==> flow/design.v <==
`timescale 1ns/10ps
module mpadd32_shift (CLK, RST_N, s_out, a_in, b_in, write, start, ready);
	input CLK, RST_N;
	input [255:0] a_in, b_in;
	input write, start;
	output [256:0] s_out;
	output ready;
	reg [256:0] sum;
	reg [255:0] a, b;
	reg ready;
	reg [2:0] counter;
	reg carry;
	reg [31:0] a0;
	reg [31:0] a1;
	reg [31:0] a2;
	reg [31:0] a3;
	reg [31:0] a4;
	reg [31:0] a5;
	reg [31:0] a6;
	reg [31:0] a7;
	reg [31:0] b0;
	reg [31:0] b1;
	reg [31:0] b2;
	reg [31:0] b3;
	reg [31:0] b4;
	reg [31:0] b5;
	reg [31:0] b6;
	reg [31:0] b7;
	reg [31:0] s0;
	reg [31:0] s1;
	reg [31:0] s2;
	reg [31:0] s3;
	reg [31:0] s4;
	reg [31:0] s5;
	reg [31:0] s6;
	reg [32:0] s7;
	assign s_out = {s7, s6, s5, s4, s3, s2, s1, s0};
	always @(posedge CLK) begin
		if (~RST_N) begin
			ready <= 1'b0;
			counter <= 3'b000;
		end
		else begin
			if (start) begin
				{carry, s0} <= a0 + b0;
				counter <= counter + 3'b001;
				{a0,a1,a2,a3,a4,a5,a6,a7} <= {a1,a2,a3,a4,a5,a6,a7,32'b0};
				{b0,b1,b2,b3,b4,b5,b6,b7} <= {b1,b2,b3,b4,b5,b6,b7,32'b0};
			end
			else if (counter == 3'b001) begin
				{carry, s1} <= a0 + b0 + carry;
				counter <= counter + 3'b001;
				{a0,a1,a2,a3,a4,a5,a6,a7} <= {a1,a2,a3,a4,a5,a6,a7,32'b0};
				{b0,b1,b2,b3,b4,b5,b6,b7} <= {b1,b2,b3,b4,b5,b6,b7,32'b0};
			end 
			else if (counter == 3'b010) begin
				{carry, s2} <= a0 + b0 + carry;
				counter <= counter + 3'b001;
				{a0,a1,a2,a3,a4,a5,a6,a7} <= {a1,a2,a3,a4,a5,a6,a7,32'b0};
				{b0,b1,b2,b3,b4,b5,b6,b7} <= {b1,b2,b3,b4,b5,b6,b7,32'b0};
			end 
			else if (counter == 3'b011) begin
				{carry, s3} <= a0 + b0 + carry;
				counter <= counter + 3'b001;
				{a0,a1,a2,a3,a4,a5,a6,a7} <= {a1,a2,a3,a4,a5,a6,a7,32'b0};
				{b0,b1,b2,b3,b4,b5,b6,b7} <= {b1,b2,b3,b4,b5,b6,b7,32'b0};
			end 
			else if (counter == 3'b100) begin
				{carry, s4} <= a0 + b0 + carry;
				counter <= counter + 3'b001;
				{a0,a1,a2,a3,a4,a5,a6,a7} <= {a1,a2,a3,a4,a5,a6,a7,32'b0};
				{b0,b1,b2,b3,b4,b5,b6,b7} <= {b1,b2,b3,b4,b5,b6,b7,32'b0};
			end 
			else if (counter == 3'b101) begin
				{carry, s5} <= a0 + b0 + carry;
				counter <= counter + 3'b001;
				{a0,a1,a2,a3,a4,a5,a6,a7} <= {a1,a2,a3,a4,a5,a6,a7,32'b0};
				{b0,b1,b2,b3,b4,b5,b6,b7} <= {b1,b2,b3,b4,b5,b6,b7,32'b0};
			end 
			else if (counter == 3'b110) begin
				{carry, s6} <= a0 + b0 + carry;
				counter <= counter + 3'b001;
				{a0,a1,a2,a3,a4,a5,a6,a7} <= {a1,a2,a3,a4,a5,a6,a7,32'b0};
				{b0,b1,b2,b3,b4,b5,b6,b7} <= {b1,b2,b3,b4,b5,b6,b7,32'b0};
			end 
			else if (counter == 3'b111) begin
				s7 <= a0 + b0 + carry;
				{a0,a1,a2,a3,a4,a5,a6,a7} <= {a1,a2,a3,a4,a5,a6,a7,32'b0};
				{b0,b1,b2,b3,b4,b5,b6,b7} <= {b1,b2,b3,b4,b5,b6,b7,32'b0};
				counter <= 3'b000;
				ready <= 1'b1;
			end
			else begin
				if (write) begin
					a0 <= a_in[31:0];
	 				a1 <= a_in[63:32];
					a2 <= a_in[95:64];
					a3 <= a_in[127:96];
					a4 <= a_in[159:128];
					a5 <= a_in[191:160];
					a6 <= a_in[223:192];
					a7 <= a_in[255:224];
					b0 <= b_in[31:0];
	 				b1 <= b_in[63:32];
					b2 <= b_in[95:64];
					b3 <= b_in[127:96];
					b4 <= b_in[159:128];
					b5 <= b_in[191:160];
					b6 <= b_in[223:192];
					b7 <= b_in[255:224];
					counter <= 3'b000;
					carry <= 1'b0;
				end
				ready <= 1'b0;
			end
		end
	end
endmodule
Lab notebook: mpadd32_shift

Step by step through the tools: mpadd32_shift
Each step is given for the RTL above and for the edited RTL.
Lines under "before" count in the file above, lines under "after" in the edited file.
"diff": "after" minus "before" as printed here. "rel_change_pct": 100 x difference / "before".
Operators: Yosys type, input widths -> output width; for muxes data width and select width s.
{"block": "setup", "design": "mpadd32_shift", "clk_port": "CLK", "library": "sky130hd", "pvt_corner": "tt_025C_1v80"}

Edit of the RTL
The edit as a unified diff against the file above.
This change comes from a script, not from a designer. The edited design behaves differently; no optimisation was intended.
begin of diff
@@ -28,5 +28,5 @@
 	reg [31:0] b7;
 	reg [31:0] s0;
-	reg [31:0] s1;
+	reg [30:0] s1;
 	reg [31:0] s2;
 	reg [31:0] s3;
end of diff

After elaboration
Counts by Yosys on the flattened word-level netlist (proc, flatten, opt, wreduce; memories kept). Register bits leave out memories and registers merged into their read ports (data or address). Print and check cells are left out.
{"block": "classes", "element": "logic", "before": 7, "after": 7, "diff": 0, "rel_change_pct": 0.00}
{"block": "classes", "element": "add_sub_neg", "before": 3, "after": 5, "diff": 2, "rel_change_pct": 66.67}
{"block": "classes", "element": "cmp", "before": 0, "after": 0, "diff": 0}
{"block": "classes", "element": "div", "before": 0, "after": 0, "diff": 0}
{"block": "classes", "element": "eq_ne", "before": 8, "after": 8, "diff": 0, "rel_change_pct": 0.00}
{"block": "classes", "element": "shifts", "before": 0, "after": 0, "diff": 0}
{"block": "classes", "element": "muxes", "before": 147, "after": 147, "diff": 0, "rel_change_pct": 0.00}
{"block": "classes", "element": "reduce_and_logical", "before": 14, "after": 14, "diff": 0, "rel_change_pct": 0.00}
{"block": "classes", "element": "multipliers", "before": 0, "after": 0, "diff": 0}
{"block": "op_table", "operator": "$add 32x1->32", "before": 0, "after": 1, "diff": 1}
{"block": "op_table", "operator": "$add 32x32->32", "before": 0, "after": 1, "diff": 1}
Operator kinds equal on both sides are left out: 22.
{"block": "word_totals", "element": "wordCells", "before": 206, "after": 208, "diff": 2, "rel_change_pct": 0.97}
{"block": "word_totals", "element": "clocked_rd_ports_x_width", "before": 0, "after": 0, "diff": 0}
{"block": "word_totals", "element": "n_memories", "before": 0, "after": 0, "diff": 0}
{"block": "word_totals", "element": "inputBits", "before": 516, "after": 516, "diff": 0, "rel_change_pct": 0.00}
{"block": "word_totals", "element": "output_inout_bits", "before": 258, "after": 258, "diff": 0, "rel_change_pct": 0.00}
{"block": "word_totals", "element": "regBits", "before": 774, "after": 773, "diff": -1, "rel_change_pct": -0.13}
{"block": "word_totals", "element": "mem_bits_rw", "before": 0, "after": 0, "diff": 0}
{"block": "word_totals", "element": "romBits", "before": 0, "after": 0, "diff": 0}
{"block": "word_totals", "element": "latch_bits", "before": 0, "after": 0, "diff": 0}

Longest topological paths
Depth = most cells in a row (Yosys ltp): at word level without a register or memory, in the mapped netlist without a sequential cell, where the memories' decode and read muxes count.
{"block": "depth", "element": "word_depth", "before": 9, "after": 9, "diff": 0, "rel_change_pct": 0.00}
{"block": "depth", "element": "ABC_AREA", "before": "0", "after": "0"}
{"block": "depth", "element": "ltp_mapped", "before": 13, "after": 13, "diff": 0, "rel_change_pct": 0.00}
{"block": "depth", "element": "depth_no_buf", "before": 13, "after": 13, "diff": 0, "rel_change_pct": 0.00}

Mapped cells and area
Yosys stat after the flow's synthesis: flattened, memories mapped to cells. It holds for the ABC_AREA given above (unset counts as 0); a run with the other value may have another netlist.
{"block": "by_type", "cell": "sky130_fd_sc_hd__nand2_1", "before": 1385, "after": 1403, "diff": 18, "rel_change_pct": 1.30}
{"block": "by_type", "cell": "sky130_fd_sc_hd__nor2_1", "before": 37, "after": 55, "diff": 18, "rel_change_pct": 48.65}
{"block": "by_type", "cell": "sky130_fd_sc_hd__xnor2_1", "before": 30, "after": 44, "diff": 14, "rel_change_pct": 46.67}
{"block": "by_type", "cell": "sky130_fd_sc_hd__buf_2", "before": 5, "after": 16, "diff": 11, "rel_change_pct": 220.00}
{"block": "by_type", "cell": "sky130_fd_sc_hd__a21oi_1", "before": 35, "after": 45, "diff": 10, "rel_change_pct": 28.57}
{"block": "by_type", "cell": "sky130_fd_sc_hd__xor2_1", "before": 22, "after": 32, "diff": 10, "rel_change_pct": 45.45}
{"block": "by_type", "cell": "sky130_fd_sc_hd__o21ai_0", "before": 22, "after": 31, "diff": 9, "rel_change_pct": 40.91}
{"block": "by_type", "cell": "sky130_fd_sc_hd__o211ai_1", "before": 7, "after": 0, "diff": -7, "rel_change_pct": -100.00}
{"block": "by_type", "cell": "sky130_fd_sc_hd__o21a_1", "before": 4, "after": 11, "diff": 7, "rel_change_pct": 175.00}
{"block": "by_type", "cell": "sky130_fd_sc_hd__inv_1", "before": 29, "after": 24, "diff": -5, "rel_change_pct": -17.24}
{"block": "by_type", "cell": "sky130_fd_sc_hd__nor3_1", "before": 15, "after": 20, "diff": 5, "rel_change_pct": 33.33}
{"block": "by_type", "cell": "sky130_fd_sc_hd__buf_6", "before": 6, "after": 1, "diff": -5, "rel_change_pct": -83.33}
{"block": "by_type", "cell": "sky130_fd_sc_hd__a31oi_1", "before": 4, "after": 9, "diff": 5, "rel_change_pct": 125.00}
{"block": "by_type", "cell": "sky130_fd_sc_hd__and4_1", "before": 4, "after": 9, "diff": 5, "rel_change_pct": 125.00}
{"block": "by_type", "cell": "sky130_fd_sc_hd__buf_4", "before": 4, "after": 9, "diff": 5, "rel_change_pct": 125.00}
{"block": "by_type", "cell": "sky130_fd_sc_hd__and2_1", "before": 72, "after": 76, "diff": 4, "rel_change_pct": 5.56}
{"block": "by_type", "cell": "sky130_fd_sc_hd__and3_1", "before": 8, "after": 4, "diff": -4, "rel_change_pct": -50.00}
{"block": "by_type", "cell": "sky130_fd_sc_hd__nand2b_1", "before": 8, "after": 4, "diff": -4, "rel_change_pct": -50.00}
Cell types equal on both sides are left out: 14.
The list need not be complete.
{"block": "synth_totals", "element": "seqArea_mm2", "before": 0.0232023, "after": 0.0231722, "diff": -0.0000301, "rel_change_pct": -0.13}
{"block": "synth_totals", "element": "ff_cells", "before": 774, "after": 773, "diff": -1, "rel_change_pct": -0.13}
{"block": "synth_totals", "element": "cell_count", "before": 2763, "after": 2870, "diff": 107, "rel_change_pct": 3.87}
{"block": "synth_totals", "element": "n_buf", "before": 126, "after": 135, "diff": 9, "rel_change_pct": 7.14}
{"block": "synth_totals", "element": "synth_area_mm2", "before": 0.032341, "after": 0.0329654, "diff": 0.0006244, "rel_change_pct": 1.93}

Timing after synthesis
OpenSTA on the mapped netlist: ideal clock, no wires. The path of least setup slack (recovery checks aside). Input and output delay are each 20% of the period. Register names are those of the netlist, which keeps one name where synthesis merged equal registers.
{"block": "synth_path", "element": "path_kind", "before": "input to register", "after": "input to register"}
{"block": "synth_path", "element": "start", "before": "input start", "after": "input start"}
{"block": "synth_path", "element": "end", "before": "register a0[0]", "after": "register a0[0]"}
{"block": "synth_path", "element": "setup_ps", "before": 1459, "after": 1460, "diff": 1}
{"block": "synth_path", "element": "n_path_buf", "before": 2, "after": 1, "diff": -1, "rel_change_pct": -50.00}
{"block": "synth_path", "element": "t_first_pin_ps", "before": 1000, "after": 1000, "diff": 0, "rel_change_pct": 0.00}
{"block": "synth_path", "element": "required_time_ps", "before": 3541, "after": 3540, "diff": -1, "rel_change_pct": -0.03}
{"block": "synth_path", "element": "input_delay_ps", "before": 1000, "after": 1000, "diff": 0, "rel_change_pct": 0.00}
{"block": "synth_path", "element": "setup_slack_ps", "before": -20665, "after": -20772, "diff": -107}
{"block": "synth_path", "element": "delay_ps", "before": 24665, "after": 24772, "diff": 107, "rel_change_pct": 0.43}
{"block": "synth_path", "element": "t_arrival_ps", "before": 24206, "after": 24312, "diff": 106, "rel_change_pct": 0.44}
{"block": "synth_path", "element": "clock_period_ps", "before": 5000, "after": 5000, "diff": 0, "rel_change_pct": 0.00}
{"block": "synth_path", "element": "path_stages", "before": 7, "after": 6, "diff": -1, "rel_change_pct": -14.29}
{"block": "synth_path", "element": "synth_period_reached_ps", "before": 25665, "after": 25772, "diff": 107, "rel_change_pct": 0.42}
"delay_ps" is the arrival time less input delay plus setup time.
"path_stages": output pins that drive a net of the path, with the launching flip-flop's if there is one; two outputs of one cell count as two.
"synth_period_reached_ps" is the clock period less the worst setup slack; recovery checks do not enter. This is arithmetic on one report: input and output delays are still those of the set period (20% each).
The rows between start and end are the longest chain of elaborated cells between them; the timing report does not say that the signal goes this way. Where chains are equally long, one stands for them.
A line is the first line of the expression or statement that the cell stems from. Yosys adds cells for indexed reads and writes and turns some case tables into memories.
before: Only ways into the end's enable, where the timed path ends, are counted here.
{"block": "synth_between_before", "cell_sequence": "sky130_fd_sc_hd__inv_1 sky130_fd_sc_hd__and2_1 sky130_fd_sc_hd__clkbuf_1 sky130_fd_sc_hd__nand2b_1 sky130_fd_sc_hd__clkbuf_1 sky130_fd_sc_hd__nor2_1 sky130_fd_sc_hd__nor2b_1", "elab_chain_cells": 2, "cone_cells": 2, "cone_lines": 0, "cone_classes": "reduce/logical: 2"}
{"block": "synth_lines_before", "element": "start, declared", "line": 5, "text": "input write, start;"}
{"block": "synth_lines_before", "element": "$reduce_bool 9->1"}
{"block": "synth_lines_before", "element": "$reduce_and 2->1"}
{"block": "synth_lines_before", "element": "end, assigned", "line": 95, "text": "a0 <= a_in[31:0];"}
{"block": "synth_lines_before", "element": "end, declared", "line": 13, "text": "reg [31:0] a0;"}
after: Only ways into the end's enable, where the timed path ends, are counted here.
{"block": "synth_between_after", "cell_sequence": "sky130_fd_sc_hd__nor4_1 sky130_fd_sc_hd__o21ai_1 sky130_fd_sc_hd__or2_2 sky130_fd_sc_hd__clkbuf_1 sky130_fd_sc_hd__nor2_1 sky130_fd_sc_hd__nor2b_1", "elab_chain_cells": 2, "cone_cells": 2, "cone_lines": 0, "cone_classes": "reduce/logical: 2"}
{"block": "synth_lines_after", "element": "start, declared", "line": 5, "text": "input write, start;"}
{"block": "synth_lines_after", "element": "$reduce_bool 9->1"}
{"block": "synth_lines_after", "element": "$reduce_and 2->1"}
{"block": "synth_lines_after", "element": "end, assigned", "line": 95, "text": "a0 <= a_in[31:0];"}
{"block": "synth_lines_after", "element": "end, declared", "line": 13, "text": "reg [31:0] a0;"}

Timing after layout
Path of least setup slack in the final report of each run of pair 1 (OpenROAD, finished layout, wires in). Where an end is a register, its clock arrival counts in the times.
The path's times are printed in steps of 10 ps; the period is the one set.
{"block": "layout_path", "element": "path_kind", "before": "register to register", "after": "register to register"}
{"block": "layout_path", "element": "start", "before": "register b0[0]", "after": "register a0[12]"}
{"block": "layout_path", "element": "end", "before": "register s1[27]", "after": "register s2[31]"}
{"block": "layout_path", "element": "n_path_buf", "before": 0, "after": 0, "diff": 0}
{"block": "layout_path", "element": "setup_ps", "before": 260, "after": 230, "diff": -30}
{"block": "layout_path", "element": "path_stages", "before": 13, "after": 11, "diff": -2, "rel_change_pct": -15.38}
{"block": "layout_path", "element": "required_time_ps", "before": 4890, "after": 4920, "diff": 30, "rel_change_pct": 0.61}
{"block": "layout_path", "element": "setup_slack_ps", "before": 350, "after": 360, "diff": 10}
{"block": "layout_path", "element": "t_first_pin_ps", "before": 620, "after": 620, "diff": 0, "rel_change_pct": 0.00}
{"block": "layout_path", "element": "clock_period_ps", "before": 4530, "after": 4530, "diff": 0, "rel_change_pct": 0.00}
{"block": "layout_path", "element": "t_arrival_ps", "before": 4540, "after": 4560, "diff": 20, "rel_change_pct": 0.44}
The rows between start and end are the longest chain of elaborated cells between them; the timing report does not say that the signal goes this way. Where chains are equally long, one stands for them.
{"block": "layout_between_before", "cell_sequence": "sky130_fd_sc_hd__edfxtp_1 sky130_fd_sc_hd__ha_1 sky130_fd_sc_hd__inv_1 sky130_fd_sc_hd__fa_1 sky130_fd_sc_hd__nand2b_1 sky130_fd_sc_hd__a21oi_2 sky130_fd_sc_hd__o21ai_1 sky130_fd_sc_hd__a311o_1 sky130_fd_sc_hd__nor4b_4 sky130_fd_sc_hd__or4b_4 sky130_fd_sc_hd__or3_4 sky130_fd_sc_hd__nor3_1 sky130_fd_sc_hd__xor2_1", "elab_chain_cells": 2, "cone_cells": 2, "cone_classes": "add/sub: 2"}
{"block": "layout_lines_before", "element": "start, declared", "line": 21, "text": "reg [31:0] b0;"}
{"block": "layout_lines_before", "element": "start, assigned", "line": 103, "text": "b0 <= b_in[31:0];"}
{"block": "layout_lines_before", "element": "$add 32x32->33", "line": 51, "text": "{carry, s1} <= a0 + b0 + carry;"}
{"block": "layout_lines_before", "element": "$add 33x1->33", "line": 51}
{"block": "layout_lines_before", "element": "end, declared", "line": 30, "text": "reg [31:0] s1;"}
{"block": "layout_between_after", "cell_sequence": "sky130_fd_sc_hd__edfxtp_1 sky130_fd_sc_hd__ha_1 sky130_fd_sc_hd__nand4_1 sky130_fd_sc_hd__or2_0 sky130_fd_sc_hd__o21bai_1 sky130_fd_sc_hd__a21boi_0 sky130_fd_sc_hd__nor3_1 sky130_fd_sc_hd__nor4_1 sky130_fd_sc_hd__nand2_1 sky130_fd_sc_hd__nor4_1 sky130_fd_sc_hd__xor2_1", "elab_chain_cells": 2, "cone_cells": 2, "cone_classes": "add/sub: 2"}
{"block": "layout_lines_after", "element": "start, declared", "line": 13, "text": "reg [31:0] a0;"}
{"block": "layout_lines_after", "element": "start, assigned", "line": 95, "text": "a0 <= a_in[31:0];"}
{"block": "layout_lines_after", "element": "$add 32x32->33", "line": 57, "text": "{carry, s2} <= a0 + b0 + carry;"}
{"block": "layout_lines_after", "element": "$add 33x1->33", "line": 57}
{"block": "layout_lines_after", "element": "end, declared", "line": 31, "text": "reg [31:0] s2;"}

Measured runs
Both versions went through the flow (Yosys, OpenROAD) with the same settings in each pair. Constraints: input delay and output delay 20% of the set period each, output load 0.01 pF.
{"block": "flow_settings_pair_1", "CORE_UTILIZATION": 40, "period_ns": 4.53, "CAP_MARGIN": 20, "CORE_MARGIN": 2, "SLEW_MARGIN": 20}
{"block": "results_pair_1", "element": "timing.setup.tns_ps", "before": 0, "after": 0, "diff": 0}
{"block": "results_pair_1", "element": "setup_worst_slack_ps", "before": 346, "after": 363, "diff": 17}
{"block": "results_pair_1", "element": "dieArea_mm2", "before": 0.0831428, "after": 0.0847247, "diff": 0.0015819, "rel_change_pct": 1.90}
{"block": "results_pair_1", "element": "final_util_frac", "before": 0.553, "after": 0.549, "diff": -0.004}
{"block": "results_pair_1", "element": "yosys_chip_area_mm2", "before": 0.032341, "after": 0.0329654, "diff": 0.0006244, "rel_change_pct": 1.93}
{"block": "flow_settings_pair_2", "CORE_MARGIN": 6, "CORE_UTILIZATION": 23, "GPL_TIMING_DRIVEN": 1, "HOLD_SLACK_MARGIN": 0.07, "SETUP_SLACK_MARGIN": 1.18, "TNS_END_PERCENT": 100, "period_ns": 4.23, "CAP_MARGIN": 20, "SLEW_MARGIN": 20}
{"block": "results_pair_2", "element": "timing.setup.tns_ps", "before": 0, "after": 0, "diff": 0}
{"block": "results_pair_2", "element": "setup_worst_slack_ps", "before": 460, "after": 661, "diff": 201}
{"block": "results_pair_2", "element": "dieArea_mm2", "before": 0.149757, "after": 0.152557, "diff": 0.002800, "rel_change_pct": 1.87}
{"block": "results_pair_2", "element": "final_util_frac", "before": 0.337, "after": 0.336, "diff": -0.001}
{"block": "results_pair_2", "element": "yosys_chip_area_mm2", "before": 0.032341, "after": 0.0329654, "diff": 0.0006244, "rel_change_pct": 1.93}
